==> flow/design.v <==
module conv_1d #(
    parameter DATA_WIDTH  = 8,
    parameter KERNEL_SIZE = 16
) (
    input logic clk,
    input logic arst_n,
    input  logic [DATA_WIDTH-1:0] signal_data,
    input  logic                  signal_vld,
    input  logic                  signal_last,
    output logic                  signal_rdy,
    input  logic [KERNEL_SIZE*DATA_WIDTH-1:0] kernel,
    output logic [DATA_WIDTH*2+$clog2(KERNEL_SIZE)-1:0] result_data,
    output logic                    result_vld,
    output logic                    result_last,
    input  logic                    result_rdy
);
  localparam PRODUCT_WIDTH = (DATA_WIDTH * 2);
  localparam RESULT_WIDTH  = PRODUCT_WIDTH + $clog2(KERNEL_SIZE);
  logic [KERNEL_SIZE-1:0][DATA_WIDTH-1:0] signal_buf;
  logic shift_vld;
  logic shift_last;
  always_ff @(posedge clk or negedge arst_n) begin
    if (!arst_n) begin
      signal_buf <= '0;
      shift_vld <= 1'b0;
      shift_last <= 1'b0;
    end else begin 
      if (signal_vld) begin  
        signal_buf <= {signal_data, signal_buf[KERNEL_SIZE-1:1]}; 
      end
      shift_vld <= signal_vld;
      shift_last <= signal_vld & signal_last;
    end
  end
  logic [KERNEL_SIZE-1:0][PRODUCT_WIDTH-1:0] products;
  always_comb begin
    for (int i = 0; i < KERNEL_SIZE; i++) begin
      products[i] = kernel[i*DATA_WIDTH +: DATA_WIDTH] * signal_buf[i];
    end
  end
  logic [KERNEL_SIZE-1:0][PRODUCT_WIDTH-1:0] products_buf;
  logic products_vld;
  logic products_last;
  always_ff @(posedge clk or negedge arst_n) begin
    if (!arst_n) begin
      products_buf <= '0;
      products_vld <= 1'b0;
      products_last <= 1'b0;
    end else begin
      products_buf <= products;
      products_vld <= shift_vld;
      products_last <= shift_last;
    end
  end
  logic [RESULT_WIDTH-1:0] sum;
  always_comb begin
    sum = 0;
    for (int i = 0; i < KERNEL_SIZE; i++) begin
      sum += products_buf[i];
    end
  end
  logic [RESULT_WIDTH-1:0] sum_buf;
  logic sum_vld;
  logic sum_last;
  always_ff @(posedge clk or negedge arst_n) begin
    if (!arst_n) begin
      sum_buf <= '0;
      sum_vld <= 1'b0;
      sum_last <= 1'b0;
    end else begin
      sum_buf <= sum;
      sum_vld <= products_vld;
      sum_last <= products_last;
    end
  end
  assign result_data = sum_buf;
  assign result_vld  = sum_vld;
  assign result_last = sum_last;
  assign signal_rdy  = 1'b1;
endmodule
# Step by step through the tools: conv_1d
# The steps from the RTL of conv_1d to its reports follow in flow order.
# Lines are those of the file above, counted from 1.
# Cell names lack the library's common part.
# Not given: n/a
# setup
design	conv_1d
clk_port	clk
lib	sky130hd
pvt_corner	tt_025C_1v80

# After elaboration
# Counts by Yosys on the flattened word-level netlist (proc, flatten, opt, wreduce; memories kept). Register bits leave out memories and registers merged into their read ports (data or address); mux counts leave out enables and synchronous resets folded into registers. Print and check cells are left out. Cells with the same type and inputs are merged into one.
# bits
output_inout_bits	23
regBits	410
elab_cells	41
inputBits	141
# classes
multipliers	16
n_logic	1
addsub	15
# ops
cell	count
8-bit by 8-bit multiplier with 16-bit output	16
20-bit by 16-bit adder with 20-bit output	11
19-bit by 16-bit adder with 20-bit output	1
18-bit by 16-bit adder with 19-bit output	1
17-bit by 16-bit adder with 18-bit output	1
16-bit by 16-bit adder with 17-bit output	1
1-bit bitwise AND	1

# Longest topological paths
# Depth = most cells in a row (Yosys ltp): at word level without a register or memory, in the mapped netlist without a sequential cell, where the memories' decode and read muxes count.
# logic_depth
ltp_word	15
ABC_AREA	0
ltp_mapped	20
ltp_nobuf	20

# After synthesis
# Source: synth_stat.txt of the flow (Yosys; design flattened, memories mapped). It holds for the ABC_AREA given above (unset counts as 0); a run with the other value may have another netlist.
# Totals and module areas in this step are rounded.
# by_type
cell	count	type_area_um2
fa_1	796	1.59E+04
dfrtp_1	410	1.03E+04
ha_1	605	7569.76
inv_1	1131	4.25E+03
and2_1	556	3.48E+03
nand2_1	548	2.06E+03
mux2_2	128	1.44E+03
xnor2_1	139	1.22E+03
a21oi_1	123	615.59
clkbuf_1	123	461.693
o21ai_0	86	430.413
nor2_1	99	371.606
a21o_1	49	367.853
xor2_1	37	324.061
nand2b_1	32	200.192
nor2b_1	29	181.424
o21a_1	22	165.158
nor3_1	30	150.144
# Not listed: further types 47, cells in them 224.
# synth_totals
buf_cells	125
cells	5167
flip_flops	410
seqArea_um2	10300
mapped_area_um2	51300

# Path before layout
# Source: OpenSTA report_checks on the synthesized netlist (no wires, ideal clock, input and output delay 20% of the period each), path of least setup slack; recovery checks are left aside. Register names are those of the netlist, which keeps one name where synthesis merged equal registers.
# synth_timing
path_kind	reg2reg
startpoint	reg (name not given)
endpoint	reg sum_buf[18]
tclk_ns	6.0
setup_ns	0.128
slack_ns	0.632
t_arrival_ns	5.240
path_stages	19
required_time_ns	5.872
launch_ns	0.000
path_buffers	0
path_delay_ns	5.368
period_less_setup_slack_ns	5.368
# "path_delay_ns" = arrival - input delay + setup time.
# "path_stages": output pins that drive a net of the path, with the launching flip-flop's if there is one; two outputs of one cell count as two.
# "period_less_setup_slack_ns" is the clock period less the worst setup slack; recovery checks do not enter. This is arithmetic on one report: input and output delays are still those of the set period (20% each).
# Between the ends stands the longest chain of elaborated cells between them, by number of cells; it is not shown to be the way that was timed. Of several equally long chains one is given.
# A line is the first line of the expression or statement that the cell stems from. Yosys adds cells for indexed reads and writes and turns some case tables into memories.
# synth_between
path_cell_list	dfrtp_1 -> fa_1 -> inv_1 -> fa_1 -> inv_1 -> fa_1 -> fa_1 -> fa_1 -> inv_1 -> fa_1 -> inv_1 -> ha_1 -> fa_1 -> a211oi_1 -> o21ai_0 -> a31oi_2 -> o21ai_1 -> mux2i_1 -> xor2_1
elab_chain_cells	10
cells_between	10
lines_between	1
classes_between	add/sub (10)
# synth_rtl
element	line_no	text
from (decl)	41
from (assign)	46
from (assign)	50
20-bit by 16-bit adder with 20-bit output x10	59
to (assign)	67	sum_buf <= '0;
to (assign)	71	sum_buf <= sum;
to (decl)	62	logic [RESULT_WIDTH-1:0] sum_buf;

# Timing after layout
# From the final timing report of run A: the path of least setup slack in the routed layout; clock arrival at registers is part of the times.
# layout_timing
path_kind	reg2reg
startpoint	reg (name not given)
endpoint	reg sum_buf[12]
path_buffers	1
slack_ns	-2.36
launch_ns	0.56
path_stages	19
tclk_ns	3.36
setup_ns	0.12
required_time_ns	3.83
t_arrival_ns	6.19
# Between the ends stands the longest chain of elaborated cells between them, by number of cells; it is not shown to be the way that was timed. Of several equally long chains one is given.
# layout_between
path_cell_list	dfrtp_1 -> fa_1 -> inv_2 -> fa_2 -> fa_1 -> inv_1 -> fa_1 -> fa_1 -> inv_1 -> fa_1 -> inv_2 -> ha_4 -> fa_2 -> a211oi_4 -> o21ai_2 -> a31oi_4 -> buf_4 -> o21ai_2 -> xnor2_2
elab_chain_cells	10
cells_between	10
lines_between	1
classes_between	add/sub (10)
# layout_rtl
element	line_no	text
from (decl)	41
from (assign)	46
from (assign)	50
20-bit by 16-bit adder with 20-bit output x10	59
to (assign)	67	sum_buf <= '0;
to (assign)	71	sum_buf <= sum;
to (decl)	62	logic [RESULT_WIDTH-1:0] sum_buf;

# Design conv_1d on sky130hd. What follows are 3 stored runs of the flow, each under its own settings; their order means nothing. The constraints put input and output delay at 20% of the set period each and load the outputs with 0.01 pF.
# By "achieved_period_ns" is meant the clock period of the run minus its worst setup slack. This is arithmetic on one report: input and output delays are still those of the set period (20% each).
# "worst_path_time_ns": the worst setup path's part of the clock period (all of it between registers, 20% less for each end at a port) less its slack. A launch clock that arrives late makes it longer, a capture clock that arrives late makes it shorter.
# Values from the reports are rounded here.
# Settings: n/a = not set for that run.
item,run A,run B,run C
CAP_MARGIN,10,5,20
CORE_UTILIZATION,69,28,40
CTS_CLUSTER_DIAMETER,262,n/a,n/a
CTS_CLUSTER_SIZE,23,n/a,n/a
GPL_TIMING_DRIVEN,0,n/a,n/a
MAX_ROUTING_LAYER,met5,n/a,n/a
PLACE_DENSITY_LB_ADDON,0.12,0.03,n/a
SETUP_SLACK_MARGIN,-0.16,-0.13,n/a
SLEW_MARGIN,30,10,20
period_ns,3.36,7.49,6.0
CORE_MARGIN,2,2,2
CELL_PAD_IN_SITES_DETAIL_PLACEMENT,n/a,0,n/a
CELL_PAD_IN_SITES_GLOBAL_PLACEMENT,n/a,1,n/a
MIN_ROUTING_LAYER,n/a,met1,n/a
yosys_chip_area_um2,51300,51300,51300
final_die_area_um2,76500,187000,131000
final_cell_area_um2,62600,57800,57100
finalUtil_frac,0.853,0.317,0.449
timing.setup.ws_ns,-2.36,1.33,0.291
final_setup_tns_ns,-116,0.000,0.000
final_hold_ws_ns,0.356,0.346,0.347
achieved_period_ns,5.723,6.161,5.709
worst_path_time_ns,5.72,6.16,5.71
timing.worst_path_kind,reg2reg,reg2reg,reg2reg
